==> flow/design.v <==
module Bicubic (
    input CLK,
    input RST,
    input enable,
    input [7:0] input_data,
    output logic [13:0] iaddr,
    output logic ird,
    output logic we,
    output logic [13:0] waddr,
    output logic [7:0] output_data,
    input [6:0] V0,
    input [6:0] H0,
    input [4:0] SW,
    input [4:0] SH,
    input [5:0] TW,
    input [5:0] TH,
    output logic DONE
);
parameter  IDLE=5'd0,PRE_PROCESS=5'd1,DELTA_X=5'd2,DELTA_Y=5'd3,IN16=5'd4,
           JUDGE=5'd5,Y0_ST=5'd6,Y1_ST=5'd7,Y2_ST=5'd8,Y3_ST=5'd9,X_ST=5'd10,
           Y_ST=5'd11,WRITE=5'd12,IN4=5'd13,DONE_ST=5'd14;
reg [4:0] state,next_state,cnt;
reg [6:0] q_x, q_y;
reg [7:0] win [0:15],inter [0:3],out_reg,cal_p_n1,cal_p_0,cal_p_1,
          cal_p_2,cal_result;
reg [17:0] cal_x_fp;
reg [18:0] p_x_delta, p_y_delta;
reg [24:0] p_x, p_y;        
wire x_match, y_match;
wire [24:0] x_add_delta, y_add_delta;
wire x_match_write, y_match_write;
wire x_jump_IN4;
wire [5:0] div_a=(state==DELTA_X)?SW-'d1:SH-'d1;        
wire [23:0] div_a_temp=div_a << 18;         
wire [5:0] div_b=(state==DELTA_X)?TW-'d1:TH-'d1;
wire [23:0] div_result=div_a_temp / div_b; 
assign DONE=state==DONE_ST;
assign ird='b1;
always @(posedge CLK or posedge RST) begin
    if (RST) begin
        state<=IDLE;
        cnt<=5'd0;  
    end
    else begin
        state<=next_state;
        cnt<=(state!=next_state)?5'd0:cnt+5'd1;
    end
end
always @(*) begin
    case (state)
        IDLE:next_state=(enable)?PRE_PROCESS:IDLE;
        PRE_PROCESS:next_state=DELTA_X;
        DELTA_X:next_state=(cnt==5'd5)?DELTA_Y:DELTA_X;
        DELTA_Y:next_state=(cnt==5'd5)?IN16:DELTA_Y;
        IN16:next_state=(cnt==5'd16)?JUDGE:IN16 ;         
        JUDGE:next_state=(x_match && y_match)?WRITE:(y_match)?Y_ST:(x_match)?X_ST:Y0_ST;
        Y0_ST:next_state=Y1_ST;       
        Y1_ST:next_state=Y2_ST;       
        Y2_ST:next_state=Y3_ST;       
        Y3_ST:next_state=X_ST;        
        X_ST:next_state=WRITE;        
        Y_ST:next_state=WRITE;        
        WRITE:next_state=(q_y==TH-1'd1 && q_x==TW-1'd1)?DONE_ST:(q_x==TW-1'd1)?IN16:(x_jump_IN4)?IN4:JUDGE;
        IN4:next_state=(cnt==5'd4)?JUDGE:IN4;         
        DONE_ST:next_state=IDLE;
        default:next_state=IDLE;
    endcase
end 
always @(*) begin
    case (state)
        Y0_ST:begin
            cal_x_fp=p_x[17:0];
            cal_p_n1=win[0];   
            cal_p_0=win[1];  
            cal_p_1=win[2];  
            cal_p_2=win[3];  
        end 
        Y1_ST:begin
            cal_x_fp=p_x[17:0];
            cal_p_n1=win[4];   
            cal_p_0=win[5];  
            cal_p_1=win[6];  
            cal_p_2=win[7];  
        end 
        Y2_ST:begin
            cal_x_fp=p_x[17:0];
            cal_p_n1=win[8];   
            cal_p_0=win[9];  
            cal_p_1=win[10];  
            cal_p_2=win[11];  
        end 
        Y3_ST:begin
            cal_x_fp=p_x[17:0];
            cal_p_n1=win[12];   
            cal_p_0=win[13];  
            cal_p_1=win[14];  
            cal_p_2=win[15];  
        end 
        X_ST:begin
            cal_x_fp=p_y[17:0];
            cal_p_n1=inter[0];  
            cal_p_0=inter[1];
            cal_p_1=inter[2];
            cal_p_2=inter[3];
        end 
        Y_ST:begin
            cal_x_fp=p_x[17:0];
            cal_p_n1=inter[0];  
            cal_p_0=inter[1];
            cal_p_1=inter[2];
            cal_p_2=inter[3];
        end 
        default:begin
            cal_x_fp=p_x[17:0];
            cal_p_n1=18'd0;
            cal_p_0=18'd0;
            cal_p_1=18'd0;
            cal_p_2=18'd0;
        end 
    endcase
end
always @(*) begin
    case (state)
        IN16:begin
            we=1'b0;
            output_data=8'd0;
            waddr=14'd0;
            case (cnt)
               5'd0:iaddr=(((p_x[24:18]-2'd1)<<6)+((p_x[24:18]-2'd1)<<5)+((p_x[24:18]-2'd1)<<2))+((p_y[24:18]-2'd1));
               5'd1:iaddr=(((p_x[24:18]-2'd0)<<6)+((p_x[24:18]-2'd0)<<5)+((p_x[24:18]-2'd0)<<2))+((p_y[24:18]-2'd1));
               5'd2:iaddr=(((p_x[24:18]+2'd1)<<6)+((p_x[24:18]+2'd1)<<5)+((p_x[24:18]+2'd1)<<2))+((p_y[24:18]-2'd1));
               5'd3:iaddr=(((p_x[24:18]+2'd2)<<6)+((p_x[24:18]+2'd2)<<5)+((p_x[24:18]+2'd2)<<2))+((p_y[24:18]-2'd1));
               5'd4:iaddr=(((p_x[24:18]-2'd1)<<6)+((p_x[24:18]-2'd1)<<5)+((p_x[24:18]-2'd1)<<2))+((p_y[24:18]+2'd0));
               5'd5:iaddr=(((p_x[24:18]-2'd0)<<6)+((p_x[24:18]-2'd0)<<5)+((p_x[24:18]-2'd0)<<2))+((p_y[24:18]+2'd0));
               5'd6:iaddr=(((p_x[24:18]+2'd1)<<6)+((p_x[24:18]+2'd1)<<5)+((p_x[24:18]+2'd1)<<2))+((p_y[24:18]+2'd0));
               5'd7:iaddr=(((p_x[24:18]+2'd2)<<6)+((p_x[24:18]+2'd2)<<5)+((p_x[24:18]+2'd2)<<2))+((p_y[24:18]+2'd0));
               5'd8:iaddr=(((p_x[24:18]-2'd1)<<6)+((p_x[24:18]-2'd1)<<5)+((p_x[24:18]-2'd1)<<2))+((p_y[24:18]+2'd1));
               5'd9:iaddr=(((p_x[24:18]-2'd0)<<6)+((p_x[24:18]-2'd0)<<5)+((p_x[24:18]-2'd0)<<2))+((p_y[24:18]+2'd1));
               5'd10:iaddr=(((p_x[24:18]+2'd1)<<6)+((p_x[24:18]+2'd1)<<5)+((p_x[24:18]+2'd1)<<2))+((p_y[24:18]+2'd1));
               5'd11:iaddr=(((p_x[24:18]+2'd2)<<6)+((p_x[24:18]+2'd2)<<5)+((p_x[24:18]+2'd2)<<2))+((p_y[24:18]+2'd1));
               5'd12:iaddr=(((p_x[24:18]-2'd1)<<6)+((p_x[24:18]-2'd1)<<5)+((p_x[24:18]-2'd1)<<2))+((p_y[24:18]+2'd2));
               5'd13:iaddr=(((p_x[24:18]-2'd0)<<6)+((p_x[24:18]-2'd0)<<5)+((p_x[24:18]-2'd0)<<2))+((p_y[24:18]+2'd2));
               5'd14:iaddr=(((p_x[24:18]+2'd1)<<6)+((p_x[24:18]+2'd1)<<5)+((p_x[24:18]+2'd1)<<2))+((p_y[24:18]+2'd2));
               5'd15:iaddr=(((p_x[24:18]+2'd2)<<6)+((p_x[24:18]+2'd2)<<5)+((p_x[24:18]+2'd2)<<2))+((p_y[24:18]+2'd2));
               default:iaddr=14'd0;
            endcase
        end
        IN4:begin
            we=1'b0;
            output_data=8'd0;
            waddr=14'd0;
            case (cnt)
               5'd0:iaddr=(((p_x[24:18]+2'd2)<<6)+((p_x[24:18]+2'd2)<<5)+((p_x[24:18]+2'd2)<<2))+((p_y[24:18]-2'd1));
               5'd1:iaddr=(((p_x[24:18]+2'd2)<<6)+((p_x[24:18]+2'd2)<<5)+((p_x[24:18]+2'd2)<<2))+((p_y[24:18]+2'd0));
               5'd2:iaddr=(((p_x[24:18]+2'd2)<<6)+((p_x[24:18]+2'd2)<<5)+((p_x[24:18]+2'd2)<<2))+((p_y[24:18]+2'd1));
               5'd3:iaddr=(((p_x[24:18]+2'd2)<<6)+((p_x[24:18]+2'd2)<<5)+((p_x[24:18]+2'd2)<<2))+((p_y[24:18]+2'd2));
                default:iaddr=14'd0;
            endcase
        end
        WRITE:begin
            iaddr=14'd0;
            we=1'b1;
            output_data=out_reg;
            waddr=q_x+q_y*TW;
        end
        default:begin
            output_data=8'd0;
            we=1'b0;
            iaddr=14'd0;
            waddr=14'd0;
        end 
    endcase
end
wire signed [12:0] a, b, c, d;   
assign a=- $signed({1'b0,cal_p_n1})+$signed({1'b0,cal_p_0})+$signed({1'b0,cal_p_0,1'b0}) - $signed({1'b0,cal_p_1}) - $signed({1'b0,cal_p_1,1'b0})+$signed({1'b0,cal_p_2});
assign b=$signed({1'b0,cal_p_n1,1'b0}) - $signed({1'b0,cal_p_0}) - $signed({1'b0,cal_p_0,2'b0})+$signed({1'b0,cal_p_1,2'b0}) - $signed({1'b0,cal_p_2});
assign c=- $signed({1'b0,cal_p_n1})+$signed({1'b0,cal_p_1});
assign d=$signed({1'b0,cal_p_0,1'b0});
wire [17:0] x3, x2, x1;      
wire [35:0] x2_temp,x3_temp;
assign x1=cal_x_fp;
assign x2_temp=x1 * cal_x_fp;
assign x2=x2_temp[35:18];
assign x3_temp=x2 * cal_x_fp;
assign x3=x3_temp[35:18];
wire signed [32:0] result_ext, ax, bx, cx, dx;     
assign ax=$signed(a) * $signed({1'b0,x3});
assign bx=$signed(b) * $signed({1'b0,x2});
assign cx=$signed(c) * $signed({1'b0,x1});
assign dx=$signed({d,18'd0});
assign result_ext=$signed(ax)+$signed(bx)+$signed(cx)+$signed(dx);
assign cal_result=(result_ext[32])?8'd0:(result_ext[32:18] >= 15'd511)?8'd255:result_ext[26:19]+result_ext[18];   
assign x_match=(p_x[17:13]==5'd0)||(p_x[17:13]==5'b11111);
assign y_match=(p_y[17:13]==5'd0)||(p_y[17:13]==5'b11111);
assign x_add_delta=p_x+p_x_delta;
assign y_add_delta=p_y+p_y_delta;
assign x_match_write=(x_add_delta[17:13]==5'd0)|| (x_add_delta[17:13]==5'b11111);
assign y_match_write=(y_add_delta[17:13]==5'd0)||(y_add_delta[17:13]==5'b11111);
assign x_jump_IN4=x_match_write||(x_add_delta[24:18] > p_x[24:18]);
integer i1;
always @(posedge CLK or posedge RST) begin
    if (RST) begin
        for (i1=0; i1<16; i1=i1+1) begin
            win[i1]<=8'd0;
        end
        for (i1=0; i1<4; i1=i1+1) begin
            inter[i1]<=8'd0;
        end
        out_reg<=8'd0;
        p_x_delta<=19'd0;
        p_y_delta<=19'd0;
        p_x<=25'd0;
        p_y<=25'd0;
        q_x<=25'd0;
        q_y<=25'd0;
    end
    else begin
        case (state)
            PRE_PROCESS:begin
                p_x<={H0,18'd0};
                p_y<={V0,18'd0};
                q_x<=7'd0;
                q_y<=7'd0;
            end
            DELTA_X:p_x_delta<=div_result;
            DELTA_Y:p_y_delta<=div_result;
            IN16:begin
                case (cnt)
                   5'd1:win[00]<=input_data;
                   5'd2:win[01]<=input_data;
                   5'd3:win[02]<=input_data;
                   5'd4:win[03]<=input_data;
                   5'd5:win[04]<=input_data;
                   5'd6:win[05]<=input_data;
                   5'd7:win[06]<=input_data;
                   5'd8:win[07]<=input_data;
                   5'd9:win[08]<=input_data;
                   5'd10:win[09]<=input_data;
                   5'd11:win[10]<=input_data;
                   5'd12:win[11]<=input_data;
                   5'd13:win[12]<=input_data;
                   5'd14:win[13]<=input_data;
                   5'd15:win[14]<=input_data;
                   5'd16:win[15]<=input_data;
                endcase
            end 
            JUDGE:begin
                if (next_state==WRITE) begin
                    out_reg<=win[5];
                end
                if(next_state==Y_ST) begin
                    inter[0]<=win[4];
                    inter[1]<=win[5];
                    inter[2]<=win[6];
                    inter[3]<=win[7];
                end
                else if(next_state==X_ST) begin
                    inter[0]<=win[1];
                    inter[1]<=win[5];
                    inter[2]<=win[9];
                    inter[3]<=win[13];
                end
            end
            Y0_ST:inter[0]<=cal_result;    
            Y1_ST:inter[1]<=cal_result;
            Y2_ST:inter[2]<=cal_result;
            Y3_ST:inter[3]<=cal_result;
            X_ST:out_reg<=cal_result;
            Y_ST: out_reg<=cal_result;
            WRITE:begin
                if (q_x==(TW-'d1)) begin
                    p_x<={H0,{18'd0}};
                    q_x<='d0;
                    if (y_match_write) begin
                        p_y[24:18]<=y_add_delta[24:18]+y_add_delta[17];
                        p_y[17:0]<=25'd0;                           
                    end
                    else begin
                        p_y<=y_add_delta;
                    end
                    q_y<=q_y+'d1;
                end
                else if (x_jump_IN4) begin
                    if (x_match_write) begin
                        p_x[24:18]<=x_add_delta[24:18]+x_add_delta[17];
                        p_x[17:0]<=25'd0;                           
                    end
                    else begin
                        p_x<=x_add_delta;
                    end
                    q_x<=q_x +'d1;
                end
                else begin
                    p_x<=x_add_delta;
                    q_x<=q_x +'d1;
                end
                if (x_jump_IN4) begin
                    win[00]<=win [01];
                    win[01]<=win [02];
                    win[02]<=win [03];
                    win[04]<=win [05];
                    win[05]<=win [06];
                    win[06]<=win [07];
                    win[08]<=win [09];
                    win[09]<=win [10];
                    win[10]<=win [11];
                    win[12]<=win [13];
                    win[13]<=win [14];
                    win[14]<=win [15];
                end
            end
            IN4:begin
                case (cnt)
                   5'd1:win[03]<=input_data;     
                   5'd2:win[07]<=input_data;
                   5'd3:win[11]<=input_data;
                   5'd4:win[15]<=input_data;
                endcase
            end
        endcase
    end
end
endmodule
Reports on Bicubic
What the tools print for Bicubic, step after step. Line numbers count from 1 in the design file above. Operators carry their Yosys type and port widths (W data, S select, Z words). Cell names lack the library's common part. The mark -- stands for no value.

Top: Bicubic. Clock port: CLK. Library: sky130hd. Library corner: tt_025C_1v80.

Word-level counts
Counts by Yosys on the flattened word-level netlist (proc, flatten, opt, wreduce). Print and check cells are left out.

For register bits the number is 279. The entry for bits of input ports reads 47. The figure for output and inout bits is 39. Word-level cells: 310.

The figure for add/subtract/negate cells is 59. For multipliers the number is 6. The entry for div/mod/pow operators reads 1. The entry for order comparisons reads 2. The entry for equality and inequality tests reads 65. Under mux-type cells stands 104. Reductions and logical operators: 44.

Operators with widths (count): $mul A18 B18 Y36 (2); $mul A13 B19 Y32 (3); $pmux W8 S2 (21); $mux W8 (40); $pmux W14 S16 (1); $add A14 B14 Y14 (14); $pmux W8 S5 (4); $div A24 B6 Y24 (1); $mux W18 (6); $mul A7 B6 Y13 (1); $pmux W18 S2 (2); $add A14 B7 Y14 (4); $pmux W14 S4 (1); $pmux W7 S2 (4); $pmux W4 S13 (1); $add A25 B19 Y25 (2); $mux W7 (7); $reduce_and A3 Y1 (16); $ne A2 B2 Y1 const B (23); $eq A4 B4 Y1 const B (10); $eq A5 B4 Y1 const B (8); $add A13 B9 Y13 (3); $add A32 B32 Y33 (1); $add A33 B28 Y33 (1); $add A33 B32 Y33 (1); $eq A7 B32 Y1 (1); $logic_not A5 Y1 (6); $add A14 B10 Y14 (2).

Not listed: further kinds 45, cells in them 95.

Logic depth
Longest topological path by Yosys (ltp), each cell counted once; first at word level (registers and memories cut), then after technology mapping (sequential cells cut; the memories' decode and read muxes count).

Depth after elaboration: 17. For ABC_AREA the number is 1. Under mapped depth stands 299. The entry for gate-level depth less buffers reads 276.

Synthesis result
The flow's flattened synthesis, as Yosys stat reports it; memories are mapped. The netlist is that of the ABC_AREA named above (0 if unset); the other value can give another one.

The entry for standard cells after synthesis reads 10617. The figure for mapped area is 79840.3 µm². Flip-flops: 279.

Cell types (count): fa_1 (1220); ha_1 (814); inv_1 (2398); nand2_1 (1931); dfrtp_1 (279); nor2_1 (1035); o21ai_0 (457); a21oi_1 (431); xor2_1 (242); nand3_1 (284); clkbuf_1 (273); xnor2_1 (104); nand4_1 (114); o22ai_1 (113); nand2_2 (108); nor3_1 (101); nand3_2 (46); o221ai_1 (35).

Other cell types: 66; their cells: 632.

Worst setup path after synthesis
Source: OpenSTA report_checks on the synthesized netlist (no wires, ideal clock, input and output delay 20% of the period each), path of least setup slack; recovery checks are left aside. Register names are those of the netlist, which keeps one name where synthesis merged equal registers.

Path kind: in2reg. Start: input port TW[0]. End: register p_y_delta[0]. Clock period: 60.0 ns. The entry for external input delay reads 12.000 ns. Under setup time stands 0.116 ns. Time at the first pin: 12.000 ns. For arrival the number is 49.165 ns. Under required time stands 59.884 ns. Slack: 10.718 ns. The figure for path delay is 37.281 ns. Driving pins on the path: 282. For path buffers the number is 20. The entry for period reached after synthesis reads 49.282 ns.

"path delay" = arrival - input delay + setup time. "driving pins on the path" counts driving pins, that of a launching flip-flop among them; a cell with two outputs on the path counts twice. "period reached after synthesis" is the clock period less the worst setup slack; recovery checks do not enter. This is arithmetic on one report: input and output delays are still those of the set period (20% each). Between the ends stands the longest chain of elaborated cells between them, by number of cells; it is not shown to be the way that was timed. Of several equally long chains one is given. A line is the first line of the expression or statement that the cell stems from. Yosys adds cells for indexed reads and writes and turns some case tables into memories.

Cell sequence: buf_2 -> inv_2 -> ha_1 -> xnor2_1 -> or2_0 -> o21ai_1 -> inv_1 -> nand2_1 -> nor2_4 -> nand3_1 -> o21a_2 -> ha_1 -> a21oi_1 -> nand2_2 -> nand2_2 -> o21ai_0 -> ha_1 -> inv_1 -> [246 not listed] -> inv_1 -> nand3_1 -> nor2_2 -> nand3_1 -> nor2_2 -> nand3_2 -> buf_6 -> nor2_1 -> a21oi_1 -> ha_1 -> a21oi_1 -> nand3_1 -> a21oi_1 -> nand4_1 -> nor2_1 -> nand3_1 -> nand2_1 -> nand2_1. The figure for length of the longest elaborated chain is 3.

Ends and longest elaborated chain, post-synthesis: start, declared (line 15) `input [5:0] TW,`; $sub A6 B1 Y7 (line 35) `wire [5:0] div_b=(state==DELTA_X)?TW-'d1:TH-'d1;`; $mux W6 (line 35); $div A24 B6 Y24 (line 36) `wire [23:0] div_result=div_a_temp / div_b;`; end, assigned (line 211) `p_y_delta<=19'd0;`; end, assigned (line 226) `DELTA_Y:p_y_delta<=div_result;`; end, declared (line 27) `reg [18:0] p_x_delta, p_y_delta;`.

Path in the finished layout
Path of least setup slack in the final report of run 1 (OpenROAD, finished layout, wires in). Where an end is a register, its clock arrival counts in the times.

Path kind: in2reg. Start: input port TW[5]. End: register p_x_delta[0]. Clock period: 39.2 ns. The entry for external input delay reads 7.84 ns. Under setup time stands 0.11 ns. Time at the first pin: 7.84 ns. For arrival the number is 40.84 ns. Under required time stands 39.71 ns. Slack: -1.13 ns. Driving pins on the path: 258. For path buffers the number is 12.

Between the ends stands the longest chain of elaborated cells between them, by number of cells; it is not shown to be the way that was timed. Of several equally long chains one is given.

Cell sequence: clkdlybuf4s50_1 -> inv_2 -> xor2_2 -> o21ai_4 -> nand2_4 -> nor2_4 -> nand3_1 -> o21a_2 -> ha_4 -> nand2_1 -> inv_1 -> nand2_2 -> nand2_4 -> nand2_4 -> buf_4 -> or2_4 -> nand2_4 -> ha_4 -> [222 not listed] -> o21ai_1 -> inv_1 -> nand3_2 -> nor2_4 -> nand3_2 -> nor2_4 -> nand3_4 -> nor2_4 -> a21oi_1 -> ha_1 -> a21oi_2 -> nand3_2 -> a21oi_2 -> nand4_1 -> nor2_2 -> nand3_2 -> nand2_1 -> nand2_1. The figure for length of the longest elaborated chain is 3.

Ends and longest elaborated chain, post-layout: start, declared (line 15) `input [5:0] TW,`; $sub A6 B1 Y7 (line 35) `wire [5:0] div_b=(state==DELTA_X)?TW-'d1:TH-'d1;`; $mux W6 (line 35); $div A24 B6 Y24 (line 36) `wire [23:0] div_result=div_a_temp / div_b;`; end, assigned (line 210) `p_x_delta<=19'd0;`; end, assigned (line 225) `DELTA_X:p_x_delta<=div_result;`; end, declared (line 27) `reg [18:0] p_x_delta, p_y_delta;`.

Subject: Bicubic on sky130hd, stored results

Hello all,

Record of 4 stored runs of the RTL-to-layout flow on Bicubic, platform sky130hd. The runs are unordered. Constraints: input delay and output delay 20% of the set period each, output load 0.01 pF. "clock period reached": clock period set for the run, less the worst setup slack. It is reckoned from that one timing run; input and output delays stay at 20% of the period that was set. "worst setup path time": the worst setup path's part of the clock period (all of it between registers, 20% less for each end at a port) less its slack. A launch clock that arrives late makes it longer, a capture clock that arrives late makes it shorter.

Run 1 has these settings: ABC_AREA 1; CELL_PAD_IN_SITES_DETAIL_PLACEMENT 1; CORE_MARGIN 5; CTS_CLUSTER_SIZE 40; GPL_ROUTABILITY_DRIVEN 1; GPL_TIMING_DRIVEN 1; HOLD_SLACK_MARGIN 0.16; MIN_ROUTING_LAYER met2; SETUP_SLACK_MARGIN -2.0; SLEW_MARGIN 30; period_ns 39.2; CAP_MARGIN 20; CORE_UTILIZATION 40. For the Yosys chip area after synthesis the run shows 79,840.3 µm². The die area is 208,634.0 µm². The std-cell area (final layout) reads 94,937.3 µm². For the post-layout utilization the run shows 0.476. The setup slack of the critical path comes to -1.132 ns. The setup total negative slack is -3.080 ns. The worst hold slack in the final report reads 0.489 ns. The clock period reached comes to 40.332 ns. The worst setup path time is 32.49 ns. Critical path type: in2reg.

Run 2 has these settings: CELL_PAD_IN_SITES_DETAIL_PLACEMENT 1; CORE_MARGIN 5; CTS_CLUSTER_SIZE 11; GPL_ROUTABILITY_DRIVEN 0; period_ns 60.0; CAP_MARGIN 20; CORE_UTILIZATION 40; SLEW_MARGIN 20. For the Yosys chip area after synthesis the run shows 79,064.6 µm². The die area is 206,652.0 µm². The std-cell area (final layout) reads 86,397.9 µm². For the post-layout utilization the run shows 0.439. The setup slack of the critical path comes to 1.910 ns. The setup total negative slack is 0.000 ns. The worst hold slack in the final report reads 0.489 ns. The clock period reached comes to 58.090 ns. The worst setup path time is 46.09 ns. Critical path type: in2reg.

Run 3 has these settings: CAP_MARGIN 30; CELL_PAD_IN_SITES_DETAIL_PLACEMENT 0; CELL_PAD_IN_SITES_GLOBAL_PLACEMENT 0; CORE_ASPECT_RATIO 1.84; CORE_MARGIN 9; CORE_UTILIZATION 55; CTS_CLUSTER_DIAMETER 335; CTS_CLUSTER_SIZE 71; GPL_TIMING_DRIVEN 0; MAX_ROUTING_LAYER met4; PLACE_DENSITY 0.55; SETUP_SLACK_MARGIN 5.0; SLEW_MARGIN 40; period_ns 54.7. For the Yosys chip area after synthesis the run shows 79,064.6 µm². The die area is 158,365.0 µm². The std-cell area (final layout) reads 89,868.7 µm². For the post-layout utilization the run shows 0.629. The setup slack of the critical path comes to -3.051 ns. The setup total negative slack is -9.437 ns. The worst hold slack in the final report reads 0.518 ns. The clock period reached comes to 57.751 ns. The worst setup path time is 46.81 ns. Critical path type: in2reg.

Run 4 has these settings: CAP_MARGIN 0; CORE_ASPECT_RATIO 0.58; CORE_UTILIZATION 27; CTS_CLUSTER_SIZE 29; GPL_TIMING_DRIVEN 0; PLACE_DENSITY 0.55; SETUP_SLACK_MARGIN 5.0; period_ns 78.2; CORE_MARGIN 2; SLEW_MARGIN 20. For the Yosys chip area after synthesis the run shows 79,064.6 µm². The die area is 297,339.0 µm². The std-cell area (final layout) reads 87,642.8 µm². For the post-layout utilization the run shows 0.3. The setup slack of the critical path comes to 8.176 ns. The setup total negative slack is 0.000 ns. The worst hold slack in the final report reads 0.497 ns. The clock period reached comes to 70.024 ns. The worst setup path time is 54.38 ns. Critical path type: in2reg.

Thanks
